==> flow/design.v <==
`timescale 1ns/1ns
module MIPS(input clk, rst,
	output [31:0] imem_addr, input [31:0] imem_data,
	output [31:0] dmem_addr, output [31:0] dmem_wdata, output dmem_we, input [31:0] dmem_rdata);
	wire Is_SV, MemtoReg, Reg_Write, Mem_Read, Mem_Write ,  Branch, ALUsrc, ld;
	wire [1:0] regDst, writeDst, Jump;
	wire [2:0] ALUOp;
	wire [3:0] ALUOperation;
	wire [5:0] func, opcode;
	Data_path DP(clk , rst  , MemtoReg , Reg_Write , Mem_Read, Mem_Write , Branch , ALUsrc ,  ld , regDst ,   writeDst , Jump , ALUOperation, func, opcode,
		imem_addr, imem_data, dmem_addr, dmem_wdata, dmem_we, dmem_rdata);
	controller CU(opcode , MemtoReg , Reg_Write , Mem_Read ,Mem_Write ,  Branch , ALUsrc , ld , regDst ,  writeDst , Jump , ALUOp);
	ALU_control ALU_CU(func , ALUOp , ALUOperation);
endmodule
`timescale 1ns/1ns
module Data_path (input clk , reset , MemtoReg , Reg_Write , Mem_Read, Mem_Write  , Branch , ALUsrc ,  ld ,input [1:0] regDst ,   writeDst , Jump , input[3:0] ALUOperation, output [5:0]func, opcode,
  output [31:0] imem_addr, input [31:0] imem_data, output [31:0] dmem_addr, output [31:0] dmem_wdata, output dmem_we, input [31:0] dmem_rdata);
  wire [31:0] adrToPC, PC_out, PC_inc_out, Extend_data, instruction, WritetoReg_data,
  high_out, low_out, write_data, Read_data1, Read_data2, Operand_data2, branch_data
  , Mem_read_value , shifted_ext , adr_inc_out , concated;
  wire [63:0] ALU_result;
  wire Zero;
  wire [4:0] write_reg;
  wire [27:0] shifted_inst;
  PC CUT_PC(clk , reset, adrToPC , PC_out);
  PC_inc CUT_PCinc(PC_out, PC_inc_out);
  Sign_extend CUT_SE(instruction[15:0] , Extend_data);
  assign imem_addr = PC_out;
  assign instruction = imem_data;
  Mux4to1_32bit CUT_mux4_32( WritetoReg_data , PC_inc_out, high_out , low_out , writeDst , write_data);
  Mux3to1_5bit CUT_mux3_5( instruction[20:16] , instruction[15:11], 5'b11111, regDst , write_reg);
  Register_file CUT_RF(clk , reset ,  instruction[25:21] , instruction[20:16] , write_reg , write_data , Reg_Write , Read_data1 ,Read_data2);
  Mux2to1_32bit CUT_mux2_32( Read_data2 ,Extend_data , ALUsrc , Operand_data2);
  Shl2_32 CUT_shl2(Extend_data , shifted_ext);
  address_inc CUT_inc_adr( PC_inc_out, shifted_ext , adr_inc_out);
  assign can_branch = Zero & Branch;
  Mux2to1_32bit CUT3_mux2_32( PC_inc_out , adr_inc_out ,can_branch , branch_data);
  Shl2_26 CUT2_shl2( instruction[25:0] , shifted_inst);
  assign concated = {PC_inc_out[31:28], shifted_inst};
  Mux3to1_32bit CUT2_mux3_32( branch_data , concated, Read_data1 , Jump, adrToPC);
  ALU_32bit CUT_ALU(Read_data1, Operand_data2 , ALUOperation , ALU_result, Zero);
  REG32 High(reset, clk, ld, ALU_result[63:32], high_out);
  REG32 Low(reset, clk, ld, ALU_result[31:0], low_out);
  assign dmem_addr = ALU_result[31:0];
  assign dmem_wdata = Read_data2;
  assign dmem_we = Mem_Write;
  assign Mem_read_value = dmem_rdata;
  Mux2to1_32bit CUT2_mux2_32( ALU_result[31:0] , Mem_read_value ,MemtoReg , WritetoReg_data);
  assign func = instruction[5:0];
  assign opcode = instruction[31:26];
 endmodule
module controller (input [5:0] opcode , output reg MemtoReg , Reg_Write , Mem_Read , Mem_Write ,  Branch , ALUsrc , ld ,output reg [1:0] regDst ,  writeDst , Jump , output reg  [2:0] ALUOp);
	parameter [5:0] R_TYPE = 6'b000000;
	parameter [5:0] ADD_IMEDIATE = 6'b000001;  
	parameter [5:0] SLT_IMEDIATE = 6'b000010;  
	parameter [5:0] LOAD_WORD = 6'b000011;  
	parameter [5:0] SAVE_WORD = 6'b000100;  
	parameter [5:0] BRANCH_EQUAL = 6'b000101;  
	parameter [5:0] JUMP = 6'b000110;  
	parameter [5:0] JUMP_REG = 6'b000111;  
	parameter [5:0] JUMP_AND_LINK = 6'b001000;  
	always @ (*)
	begin 
		{MemtoReg , Reg_Write , Mem_Read , Branch , ALUsrc , ld, regDst , writeDst , Mem_Write ,  Jump , ALUOp} = 16'b0;
		Mem_Write = 1'b0;
		case (opcode)
		R_TYPE: begin  
			{regDst, Reg_Write, ALUsrc, MemtoReg, writeDst, Jump} = 9'b011000000;
			ALUOp = 3'b101;
		end
		ADD_IMEDIATE: begin  
			{regDst, Reg_Write, ALUsrc, MemtoReg, writeDst, Jump} = 9'b001100000;
			ALUOp = 3'b000;
		end
		SLT_IMEDIATE: begin  
			{regDst, Reg_Write, ALUsrc, MemtoReg, writeDst, Jump} = 9'b001100000;
			ALUOp = 3'b011;
		end	
		LOAD_WORD: begin  
			{regDst, MemtoReg, Reg_Write, Mem_Read, ALUsrc, writeDst, Jump} = 10'b0011110000;
			ALUOp = 3'b000;
			end	
		SAVE_WORD:begin  
			{ALUsrc, Mem_Write ,Jump} = 4'b1100;
			ALUOp = 3'b000;
			end
		BRANCH_EQUAL:begin  
			{Branch, Jump} = 3'b100;
			ALUOp = 3'b001;
		end
		JUMP:begin  
			{Jump} = 2'b01;
			end	
		JUMP_AND_LINK:begin  
			{Reg_Write, regDst, writeDst, Jump} = 7'b1100101;
			end
		JUMP_REG:begin  
			{Jump} = 2'b10;
			end		
		endcase
	end
endmodule 
module ALU_control(input [5:0] func , input [2:0] ALUop , output reg [3:0] ALUoperation);  
always @ (*)
	begin 
	  ALUoperation = 4'b0000;
	  case(ALUop)
	    0: ALUoperation = 4'b0000;  
	    1: ALUoperation = 4'b0111;  
	    2: ALUoperation = 4'b1000;  
	    3: ALUoperation = 4'b0110;  
	    4: ALUoperation = 4'b0010;  
	    5: case(func)
	         0: ALUoperation = 4'b0000;  
	         1: ALUoperation = 4'b0001;  
	         2: ALUoperation = 4'b0011;  
	         3: ALUoperation = 4'b0100;  
	         4: ALUoperation = 4'b0101;  
	         5: ALUoperation = 4'b0110;  
	         default: ALUoperation = 4'b0000;
	         endcase
	    default: ALUoperation = 4'b0000;
	     endcase
  end
endmodule
module ALU_32bit( input [31:0] In1 ,In2 , input [3:0] ALU_Sel ,output [63:0] Out, output Zero);
  reg [63:0] ALU_Result;
  reg temp_zero;
  always @(*)
  begin
      ALU_Result = 64'b0;
      temp_zero = 1'b0;
      case(ALU_Sel)
      4'b0000:  
       ALU_Result = In1 + In2; 
      4'b0001:  
       ALU_Result = In1 - In2;
      4'b0011:  
       ALU_Result = In1 & In2;
      4'b0100:  
       ALU_Result = In1 | In2;
      4'b0101:  
       ALU_Result = In1 ^ In2;
      4'b0110:  
       ALU_Result = ( In1 < In2 ) ? 32'd1 : 32'd0;
      4'b0111:  
       temp_zero = ( In1 == In2 ) ? 1'd1 : 1'd0  ;
      4'b1000:  
       temp_zero =  ( In1 == In2 ) ? 1'd0 : 1'd1;
        default: ALU_Result = 64'b0 ; 
      endcase
  end
  assign Out = ALU_Result;
  assign Zero = temp_zero;
endmodule
`timescale 1ns/1ns
module Register_file ( input clk, reset , input [4:0] Read_reg1 , Read_reg2 , write_reg ,  input [31:0] write_data , input reg_write ,output [31:0] Read_data1 ,Read_data2 );
	reg [31:0] Reg_data [0:31];
 	wire [31:0] test;
	assign test = Reg_data[9];
	integer i;
	assign Read_data1 = Reg_data[Read_reg1];
	assign Read_data2 = Reg_data[Read_reg2];
	always @ (posedge clk)
	begin 
		if ( reset )
			begin
				for ( i=0 ; i < 32 ; i = i+1)
					Reg_data [i] <= 0;
			end
		else 
			begin 
				if ( reg_write )
					if ( write_reg != 5'b0 )
						Reg_data[write_reg] <= write_data;
					else
					  Reg_data[write_reg] <= Reg_data[write_reg];
			end
	end
endmodule
`timescale 1ns/1ns
module REG32(input rst, clk, ld, input [31:0]data, output reg [31:0]out);
  always @(posedge clk) begin
      if(rst) out<=32'b0;
      else if(ld==1) out<=data;
      else out<=out;
  end
endmodule
`timescale 1ns/1ns
module PC(input clk , reset,  input [31:0] PC , 	output reg [31:0] PC_out);
	always @(posedge clk) begin
		if (reset)
			PC_out <=32'b0;
		else 
			PC_out <= PC;
	end
endmodule
module PC_inc ( input [31:0] PC , output [31:0] PC_inc_out);
	assign PC_inc_out = PC + 4;
endmodule
module address_inc( input [31:0] In1 , In2 , output [31:0] adr_inc_out);
	assign adr_inc_out = In1 + In2;
endmodule	
module Mux2to1_32bit( input [31:0] In1 , In2 ,input Sel , output [31:0]Out);
	assign Out = (Sel == 1'b0) ? In1 : 
	             (Sel == 1'b1) ? In2 : 32'bx;
endmodule
module Mux3to1_5bit( input [4:0] In1 , In2, In3 , input [1:0]Sel , output [4:0]Out);
	assign Out = (Sel == 2'b00) ? In1 : 
	             (Sel == 2'b01) ? In2 : 
	             (Sel == 2'b10) ? In3 : 5'bx;
endmodule
module Mux3to1_32bit( input [31:0] In1 , In2, In3 , input [1:0]Sel , output [31:0]Out);
	assign Out = (Sel == 2'b00) ? In1 : 
	             (Sel == 2'b01) ? In2 : 
	             (Sel == 2'b10) ? In3 : 32'bx;
endmodule
module Mux4to1_32bit( input [31:0] In1 , In2, In3 , In4 , input [1:0]Sel , output [31:0]Out);
	assign Out = (Sel == 2'b00) ? In1 : 
	             (Sel == 2'b01) ? In2 : 
	             (Sel == 2'b10) ? In3 : 
	             (Sel == 2'b11) ? In4 : 32'bx;
endmodule
module Sign_extend ( input [15:0] In , output reg [31:0] Out);
	integer i;
	always @ (*)
	begin 
		for ( i=16 ; i<32 ; i = i+1 )
		begin 
			Out [i] = In[15];
			Out [i-16] = In[i-16];
		end
	end
endmodule
module Shl2_32(input [31:0] In , 	output [31:0] Out);
    assign Out = {In[29:0], 2'b00};
endmodule
module Shl2_26(input [25:0] In , 	output [27:0] Out);
    assign Out = {In, 2'b00};
endmodule
# From RTL to reports: MIPS
# Each step is given for the RTL above and for the edited RTL.
# Lines under "orig" count in the file above, lines under "edited" in the edited file.
# "change": "edited" minus "orig" as printed here. "change_rel_pct": 100 x difference / "orig".
# The mark n/a stands for no value.
dict set report setup {
  top {MIPS}
  clk_port {clk}
  cell_library {sky130hd}
  pvt_corner {tt_025C_1v80}
}

# Diff
# Unified diff, file above to edited file.
# A script made this edit. It changes what the design does and was not meant as an optimisation.
# begin of diff
@@ -28,5 +28,5 @@
   assign imem_addr = PC_out;
   assign instruction = imem_data;
-  Mux4to1_32bit CUT_mux4_32( WritetoReg_data , PC_inc_out, high_out , low_out , writeDst , write_data);
+  assign write_data = WritetoReg_data;
   Mux3to1_5bit CUT_mux3_5( instruction[20:16] , instruction[15:11], 5'b11111, regDst , write_reg);
   Register_file CUT_RF(clk , reset ,  instruction[25:21] , instruction[20:16] , write_reg , write_data , Reg_Write , Read_data1 ,Read_data2);
# end of diff

# After elaboration
# Counts by Yosys on the flattened word-level netlist (proc, flatten, opt, wreduce; memories kept). Register bits leave out memories and registers merged into their read ports (data or address). Print and check cells are left out. Cells with the same type and inputs are merged into one.
# Memory sizes are those after Yosys's memory passes, which may raise the word count (mostly to a power of two), join words into wider ones and drop unused or constant bits.
# element orig edited change change_rel_pct
set bits {}
lappend bits {regBits 32 32 0 0.00}
lappend bits {ramBits 1024 1024 0 0.00}
lappend bits {mem_bits_ro 224 224 0 0.00}
lappend bits {memories 2 2 0 0.00}
lappend bits {input_bits 66 66 0 0.00}
lappend bits {out_inout_bits 97 97 0 0.00}
lappend bits {wordCells 81 73 -8 -9.88}
# element orig edited change change_rel_pct
set op_classes {}
lappend op_classes {add_sub_neg 4 4 0 0.00}
lappend op_classes {cmp 1 1 0 0.00}
lappend op_classes {n_eq 26 23 -3 -11.54}
lappend op_classes {n_mux 35 31 -4 -11.43}
lappend op_classes {n_logic 5 5 0 0.00}
lappend op_classes {reduce_logical 7 6 -1 -14.29}
# operator orig edited change change_rel_pct
set ops {}
lappend ops {{2-to-1 mux 32 bit} 17 13 -4 -23.53}
lappend ops {{== test 2 bit with constant B} 4 2 -2 -50.00}
lappend ops {{logical NOT 2 bit} 4 3 -1 -25.00}
lappend ops {{== test 2 x 1 -> 1 bit with constant B} 3 2 -1 -33.33}
lappend ops {{2-to-1 mux 1 bit} 10 10 0 0.00}
lappend ops {{== test 4 x 3 -> 1 bit with constant B} 4 4 0 0.00}
lappend ops {{2-to-1 mux 5 bit} 3 3 0 0.00}
lappend ops {{adder 32 bit} 2 2 0 0.00}
lappend ops {{== test 3 x 2 -> 1 bit with constant B} 2 2 0 0.00}
lappend ops {{== test 3 bit with constant B} 2 2 0 0.00}
lappend ops {{== test 6 x 2 -> 1 bit with constant B} 2 2 0 0.00}
lappend ops {{== test 6 x 3 -> 1 bit with constant B} 2 2 0 0.00}
lappend ops {{adder 32 x 3 -> 32 bit with constant B} 1 1 0 0.00}
lappend ops {{AND 1 bit} 1 1 0 0.00}
lappend ops {{AND 32 bit} 1 1 0 0.00}
lappend ops {{== test 3 x 1 -> 1 bit with constant B} 1 1 0 0.00}
lappend ops {{== test 32 bit} 1 1 0 0.00}
lappend ops {{== test 4 x 1 -> 1 bit with constant B} 1 1 0 0.00}
lappend ops {{== test 4 x 2 -> 1 bit with constant B} 1 1 0 0.00}
lappend ops {{== test 4 bit with constant B} 1 1 0 0.00}
lappend ops {{== test 6 x 1 -> 1 bit with constant B} 1 1 0 0.00}
lappend ops {{logical NOT 4 bit} 1 1 0 0.00}
lappend ops {{< comparator 32 bit} 1 1 0 0.00}
lappend ops {{2-to-1 mux 15 bit} 1 1 0 0.00}
lappend ops {{!= test 3 bit with constant B} 1 1 0 0.00}
lappend ops {{OR 1 bit} 1 1 0 0.00}
lappend ops {{OR 32 bit} 1 1 0 0.00}
lappend ops {{case mux 1 bit (select 2 bit)} 1 1 0 0.00}
# Not every row of either side is listed.

# Depth
# Longest topological path by Yosys (ltp), each cell counted once; first at word level (registers and memories cut), then after technology mapping (sequential cells cut; the memories' decode and read muxes count).
# element orig edited change change_rel_pct
set logic_depth {}
lappend logic_depth {depth_word 12 12 0 0.00}
lappend logic_depth {abc_area 0 0 n/a n/a}
lappend logic_depth {depth_mapped 29 29 0 0.00}

# Mapped cells and area
# Yosys stat after the flow's synthesis: flattened, memories mapped to cells. It holds for the ABC_AREA given above (unset counts as 0); a run with the other value may have another netlist.
# element orig edited change change_rel_pct
set mapped {}
lappend mapped {stdcells 4894 4816 -78 -1.59}
lappend mapped {mapped_area_um2 61944.4 62002.0 57.6 0.09}
lappend mapped {sequential_area_um2 31390.1 31390.1 0.0 0.00}
lappend mapped {ff_cells 1056 1056 0 0.00}
lappend mapped {buf_cells 428 446 18 4.21}
# cell_type orig edited change change_rel_pct
set by_type {}
lappend by_type {sky130_fd_sc_hd__nor3_1 35 228 193 551.43}
lappend by_type {sky130_fd_sc_hd__nor2_1 1141 954 -187 -16.39}
lappend by_type {sky130_fd_sc_hd__a21oi_1 199 149 -50 -25.13}
lappend by_type {sky130_fd_sc_hd__mux2i_1 170 125 -45 -26.47}
lappend by_type {sky130_fd_sc_hd__a22oi_1 96 62 -34 -35.42}
lappend by_type {sky130_fd_sc_hd__o21ai_0 126 101 -25 -19.84}
lappend by_type {sky130_fd_sc_hd__nand2_1 187 207 20 10.70}
lappend by_type {sky130_fd_sc_hd__nor2_2 21 1 -20 -95.24}
lappend by_type {sky130_fd_sc_hd__mux4_2 548 566 18 3.28}
lappend by_type {sky130_fd_sc_hd__clkbuf_1 342 360 18 5.26}
lappend by_type {sky130_fd_sc_hd__mux2_2 46 62 16 34.78}
lappend by_type {sky130_fd_sc_hd__or2_2 26 10 -16 -61.54}
lappend by_type {sky130_fd_sc_hd__buf_1 32 45 13 40.62}
lappend by_type {sky130_fd_sc_hd__a211oi_1 7 20 13 185.71}
lappend by_type {sky130_fd_sc_hd__a32oi_1 2 15 13 650.00}
lappend by_type {sky130_fd_sc_hd__inv_1 121 109 -12 -9.92}
lappend by_type {sky130_fd_sc_hd__o31ai_1 7 19 12 171.43}
lappend by_type {sky130_fd_sc_hd__o22ai_1 4 15 11 275.00}
# Not every row of either side is listed.
# By module: a second synthesis without flattening, with its own total; a netlist apart from the flattened one above.
# element orig edited change change_rel_pct
set unflattened {}
lappend unflattened {cells_unflattened 6450 6205 -245 -3.80}
lappend unflattened {hier_area_um2 71409.7 68159.1 -3250.6 -4.55}
# Rows give one instance, submodules left out.
# mod instances cells mod_area_um2
set modules_orig {}
lappend modules_orig {Register_file 1 4605 56145.1}
lappend modules_orig {ALU_32bit 1 818 5340.1}
lappend modules_orig {REG32 2 103 1163.6}
lappend modules_orig {address_inc 1 243 1745.4}
lappend modules_orig {Mux2to1_32bit 3 36 544.3}
lappend modules_orig {PC 1 67 863.3}
lappend modules_orig {Mux4to1_32bit 1 39 814.5}
lappend modules_orig {Mux3to1_32bit 1 107 714.4}
lappend modules_orig {PC_inc 1 83 580.6}
lappend modules_orig {Shl2_32 1 33 244.0}
lappend modules_orig {Sign_extend 1 32 240.2}
lappend modules_orig {Shl2_26 1 29 214.0}
lappend modules_orig {controller 1 30 206.4}
lappend modules_orig {ALU_control 1 18 123.9}
# orig: Further modules, not shown: 3.
# mod instances cells mod_area_um2
set modules_edited {}
lappend modules_edited {Register_file 1 4605 56036.2}
lappend modules_edited {ALU_32bit 1 818 5340.1}
lappend modules_edited {address_inc 1 243 1745.4}
lappend modules_edited {Mux2to1_32bit 3 36 544.3}
lappend modules_edited {PC 1 67 863.3}
lappend modules_edited {Mux3to1_32bit 1 107 714.4}
lappend modules_edited {PC_inc 1 83 580.6}
lappend modules_edited {Shl2_32 1 33 244.0}
lappend modules_edited {Sign_extend 1 32 240.2}
lappend modules_edited {Shl2_26 1 29 214.0}
lappend modules_edited {controller 1 30 206.4}
lappend modules_edited {ALU_control 1 18 123.9}
lappend modules_edited {Mux3to1_5bit 1 17 110.1}
lappend modules_edited {Data_path 1 15 107.6}
lappend modules_edited {MIPS 1 0 0.0}

# Timing after synthesis
# Path of least setup slack by OpenSTA after synthesis, without wires, with an ideal clock, recovery checks aside; 20% of the period is set as input and as output delay. Where synthesis merged equal registers, the netlist keeps one of their names.
# element orig edited change change_rel_pct
set synth_path {}
lappend synth_path {path_kind {input -> output} {input -> output} n/a n/a}
lappend synth_path {startpoint {in imem_data[21]} {in imem_data[16]} n/a n/a}
lappend synth_path {endpoint {out dmem_addr[12]} {out dmem_addr[29]} n/a n/a}
lappend synth_path {tclk_ps 10500 10500 0 0.00}
lappend synth_path {input_delay_ps 2100 2100 0 0.00}
lappend synth_path {out_delay_ps 2100 2100 0 0.00}
lappend synth_path {launch_ps 2100 2100 0 0.00}
lappend synth_path {arrival_ps 7136 7989 853 11.95}
lappend synth_path {slack_ps 1264 411 -853 n/a}
lappend synth_path {delay_ps 5036 5889 853 16.94}
lappend synth_path {path_stages 15 24 9 60.00}
lappend synth_path {synth_period_reached_ps 9236 10089 853 9.24}
# "delay_ps" is the arrival time less input delay plus setup time.
# A path that ends at an output port has no setup time.
# "path_stages" counts driving pins, that of a launching flip-flop among them; a cell with two outputs on the path counts twice.
# "synth_period_reached_ps" is the clock period less the worst setup slack; recovery checks do not enter. This is arithmetic on one report: input and output delays are still those of the set period (20% each).
# The rows between start and end are the longest chain of elaborated cells between them; the timing report does not say that the signal goes this way. Where chains are equally long, one stands for them.
# Each line given opens the expression or statement behind the cell; cells for indexed reads and writes are added by Yosys, which also makes memories of some case tables.
# The chain passes a memory read, where the word-level depth is cut; so it can be longer than that depth.
dict set report synth_between_orig {
  cell_sequence {sky130_fd_sc_hd__buf_2 > sky130_fd_sc_hd__clkbuf_1 > sky130_fd_sc_hd__buf_1 > sky130_fd_sc_hd__clkbuf_1 > sky130_fd_sc_hd__mux4_2 > sky130_fd_sc_hd__mux4_2 > sky130_fd_sc_hd__mux2i_1 > sky130_fd_sc_hd__ha_1 > sky130_fd_sc_hd__inv_1 > sky130_fd_sc_hd__fa_1 > sky130_fd_sc_hd__a31o_2 > sky130_fd_sc_hd__a31o_2 > sky130_fd_sc_hd__a2111o_1 > sky130_fd_sc_hd__a221o_1 > sky130_fd_sc_hd__a221o_1}
  elab_chain_len 3
  cone_cells 7
  classes_between {add/sub (2); mux (1); logic (3); memory (1)}
}
# element line_no
set synth_lines_orig {}
lappend synth_lines_orig {{start: declaration} 3} ;# output [31:0] imem_addr, input [31:0] imem_data,
lappend synth_lines_orig {{memory read (32 x 32 bit)} 158} ;# reg [31:0] Reg_data [0:31];
lappend synth_lines_orig {{subtractor 32 bit} 137} ;# ALU_Result = In1 - In2;
lappend synth_lines_orig {{case mux 32 bit (select 6 bit)} 133} ;# case(ALU_Sel)
lappend synth_lines_orig {{end: declaration} 4} ;# output [31:0] dmem_addr, output [31:0] dmem_wdata, output dmem_we, input [31:0] dmem_rdata);
dict set report synth_between_edited {
  cell_sequence {sky130_fd_sc_hd__buf_6 > sky130_fd_sc_hd__buf_8 > sky130_fd_sc_hd__buf_4 > sky130_fd_sc_hd__buf_1 > sky130_fd_sc_hd__clkbuf_1 > sky130_fd_sc_hd__buf_2 > sky130_fd_sc_hd__buf_1 > sky130_fd_sc_hd__mux4_2 > sky130_fd_sc_hd__mux4_2 > sky130_fd_sc_hd__mux2_2 > sky130_fd_sc_hd__o21ai_0 > sky130_fd_sc_hd__ha_1 > sky130_fd_sc_hd__clkbuf_1 > sky130_fd_sc_hd__inv_1 > sky130_fd_sc_hd__a21oi_1 > sky130_fd_sc_hd__nor2_1 > sky130_fd_sc_hd__nor2_1 > sky130_fd_sc_hd__o21bai_1 > sky130_fd_sc_hd__a221o_1 > sky130_fd_sc_hd__o21bai_2 > sky130_fd_sc_hd__a21oi_1 > sky130_fd_sc_hd__o21ai_0 > sky130_fd_sc_hd__nand2_1 > sky130_fd_sc_hd__or3b_2}
  elab_chain_len 4
  cone_cells 8
  classes_between {add/sub (2); mux (2); logic (3); memory (1)}
}
# element line_no
set synth_lines_edited {}
lappend synth_lines_edited {{start: declaration} 3} ;# output [31:0] imem_addr, input [31:0] imem_data,
lappend synth_lines_edited {{memory read (32 x 32 bit)} 158} ;# reg [31:0] Reg_data [0:31];
lappend synth_lines_edited {{2-to-1 mux 32 bit} 205} ;# assign Out = (Sel == 1'b0) ? In1 :
lappend synth_lines_edited {{subtractor 32 bit} 137} ;# ALU_Result = In1 - In2;
lappend synth_lines_edited {{case mux 32 bit (select 6 bit)} 133} ;# case(ALU_Sel)
lappend synth_lines_edited {{end: declaration} 4} ;# output [31:0] dmem_addr, output [31:0] dmem_wdata, output dmem_we, input [31:0] dmem_rdata);
# Some nets on the timed path still bear RTL names; the line given drives or declares the net.
# signal line_no
set synth_named_nets_edited {}
lappend synth_named_nets_edited {dmem_wdata[18] 163} ;# assign Read_data2 = Reg_data[Read_reg2];

# Timing after layout
# From the final timing report of each run of set A: the path of least setup slack in the routed layout; clock arrival at registers is part of the times.
# The path's times are printed in steps of 10 ps; the period is the one set.
# element orig edited change change_rel_pct
set layout_path {}
lappend layout_path {path_kind {input -> output} {input -> output} n/a n/a}
lappend layout_path {startpoint {in imem_data[21]} {in imem_data[16]} n/a n/a}
lappend layout_path {endpoint {out dmem_addr[17]} {out dmem_addr[19]} n/a n/a}
lappend layout_path {tclk_ps 10500 10500 0 0.00}
lappend layout_path {input_delay_ps 2100 2100 0 0.00}
lappend layout_path {out_delay_ps 2100 2100 0 0.00}
lappend layout_path {launch_ps 2100 2100 0 0.00}
lappend layout_path {arrival_ps 8140 8150 10 0.12}
lappend layout_path {slack_ps 260 250 -10 n/a}
lappend layout_path {path_stages 21 21 0 0.00}
# The rows between start and end are the longest chain of elaborated cells between them; the timing report does not say that the signal goes this way. Where chains are equally long, one stands for them.
# The chain passes a memory read, where the word-level depth is cut; so it can be longer than that depth.
dict set report layout_between_orig {
  cell_sequence {sky130_fd_sc_hd__buf_8 > sky130_fd_sc_hd__mux4_2 > sky130_fd_sc_hd__mux4_2 > sky130_fd_sc_hd__mux2i_1 > sky130_fd_sc_hd__buf_4 > sky130_fd_sc_hd__inv_1 > sky130_fd_sc_hd__ha_1 > sky130_fd_sc_hd__nor2_1 > sky130_fd_sc_hd__buf_4 > sky130_fd_sc_hd__inv_1 > sky130_fd_sc_hd__nor3_1 > sky130_fd_sc_hd__nor2_1 > sky130_fd_sc_hd__nor4_1 > sky130_fd_sc_hd__a211oi_1 > sky130_fd_sc_hd__buf_4 > sky130_fd_sc_hd__o221ai_1 > sky130_fd_sc_hd__buf_4 > sky130_fd_sc_hd__a21oi_1 > sky130_fd_sc_hd__mux2_2 > sky130_fd_sc_hd__o21ai_1 > sky130_fd_sc_hd__clkdlybuf4s50_1}
  elab_chain_len 3
  cone_cells 7
  classes_between {add/sub (2); mux (1); logic (3); memory (1)}
}
# element line_no
set layout_lines_orig {}
lappend layout_lines_orig {{start: declaration} 3} ;# output [31:0] imem_addr, input [31:0] imem_data,
lappend layout_lines_orig {{memory read (32 x 32 bit)} 158} ;# reg [31:0] Reg_data [0:31];
lappend layout_lines_orig {{subtractor 32 bit} 137} ;# ALU_Result = In1 - In2;
lappend layout_lines_orig {{case mux 32 bit (select 6 bit)} 133} ;# case(ALU_Sel)
lappend layout_lines_orig {{end: declaration} 4} ;# output [31:0] dmem_addr, output [31:0] dmem_wdata, output dmem_we, input [31:0] dmem_rdata);
dict set report layout_between_edited {
  cell_sequence {sky130_fd_sc_hd__buf_8 > sky130_fd_sc_hd__buf_4 > sky130_fd_sc_hd__mux4_2 > sky130_fd_sc_hd__mux4_2 > sky130_fd_sc_hd__mux2_2 > sky130_fd_sc_hd__nand2b_1 > sky130_fd_sc_hd__o21ai_0 > sky130_fd_sc_hd__ha_1 > sky130_fd_sc_hd__nor2_1 > sky130_fd_sc_hd__o21bai_1 > sky130_fd_sc_hd__nor2_1 > sky130_fd_sc_hd__nor2_1 > sky130_fd_sc_hd__o22ai_1 > sky130_fd_sc_hd__o21bai_1 > sky130_fd_sc_hd__a21o_1 > sky130_fd_sc_hd__a211oi_1 > sky130_fd_sc_hd__o21ai_0 > sky130_fd_sc_hd__o221a_2 > sky130_fd_sc_hd__o21ai_0 > sky130_fd_sc_hd__buf_4 > sky130_fd_sc_hd__clkdlybuf4s50_1}
  elab_chain_len 4
  cone_cells 8
  classes_between {add/sub (2); mux (2); logic (3); memory (1)}
}
# element line_no
set layout_lines_edited {}
lappend layout_lines_edited {{start: declaration} 3} ;# output [31:0] imem_addr, input [31:0] imem_data,
lappend layout_lines_edited {{memory read (32 x 32 bit)} 158} ;# reg [31:0] Reg_data [0:31];
lappend layout_lines_edited {{2-to-1 mux 32 bit} 205} ;# assign Out = (Sel == 1'b0) ? In1 :
lappend layout_lines_edited {{subtractor 32 bit} 137} ;# ALU_Result = In1 - In2;
lappend layout_lines_edited {{case mux 32 bit (select 6 bit)} 133} ;# case(ALU_Sel)
lappend layout_lines_edited {{end: declaration} 4} ;# output [31:0] dmem_addr, output [31:0] dmem_wdata, output dmem_we, input [31:0] dmem_rdata);

# Flow runs
# Both versions went through the flow (Yosys, OpenROAD) with the same settings in each pair. Constraints: input delay and output delay 20% of the set period each, output load 0.01 pF.
dict set report flow_settings_set_A {
  CORE_UTILIZATION 40
  period_ns 10.5
  CAP_MARGIN 20
  CORE_MARGIN 2
  SLEW_MARGIN 20
}
# element orig edited change change_rel_pct
set measured_set_A {}
lappend measured_set_A {synth_area_um2 61944.4 62002.0 57.6 0.09}
lappend measured_set_A {final_die_area_um2 158026.0 158169.0 143.0 0.09}
lappend measured_set_A {finish.stdcell_area_um2 70582.7 70794.1 211.4 0.30}
lappend measured_set_A {layout_utilization_pct 45.9 46.0 0.1 n/a}
lappend measured_set_A {timing.setup.ws_ps 263 247 -16 n/a}
lappend measured_set_A {total_negative_slack_ps 0 0 0 n/a}
lappend measured_set_A {hold_worst_slack_ps 572 545 -27 n/a}
lappend measured_set_A {total_power_uw 12187 12245 58 0.48}
lappend measured_set_A {clock_period_reached_ps 10237 10253 16 0.16}
dict set report flow_settings_set_B {
  CAP_MARGIN 30
  CELL_PAD_IN_SITES_DETAIL_PLACEMENT 0
  CORE_MARGIN 2
  CORE_UTILIZATION 34
  CTS_CLUSTER_DIAMETER 115
  GPL_TIMING_DRIVEN 1
  PLACE_DENSITY 0.46
  SETUP_SLACK_MARGIN 0.98
  SLEW_MARGIN 25
  period_ns 8.02
}
# element orig edited change change_rel_pct
set measured_set_B {}
lappend measured_set_B {synth_area_um2 61944.4 62002.0 57.6 0.09}
lappend measured_set_B {final_die_area_um2 185619.0 185791.0 172.0 0.09}
lappend measured_set_B {finish.stdcell_area_um2 80006.7 80392.1 385.4 0.48}
lappend measured_set_B {layout_utilization_pct 44.2 44.4 0.2 n/a}
lappend measured_set_B {timing.setup.ws_ps 241 97 -144 n/a}
lappend measured_set_B {total_negative_slack_ps 0 0 0 n/a}
lappend measured_set_B {hold_worst_slack_ps 571 544 -27 n/a}
lappend measured_set_B {total_power_uw 18180 17847 -333 -1.83}
lappend measured_set_B {clock_period_reached_ps 7779 7923 144 1.85}
# "clock_period_reached_ps": clock period set for the run, less the worst setup slack. It is reckoned from that one timing run; input and output delays stay at 20% of the period that was set.
# "total_power_uw" is the tool's figure for a default switching activity; nothing was simulated.
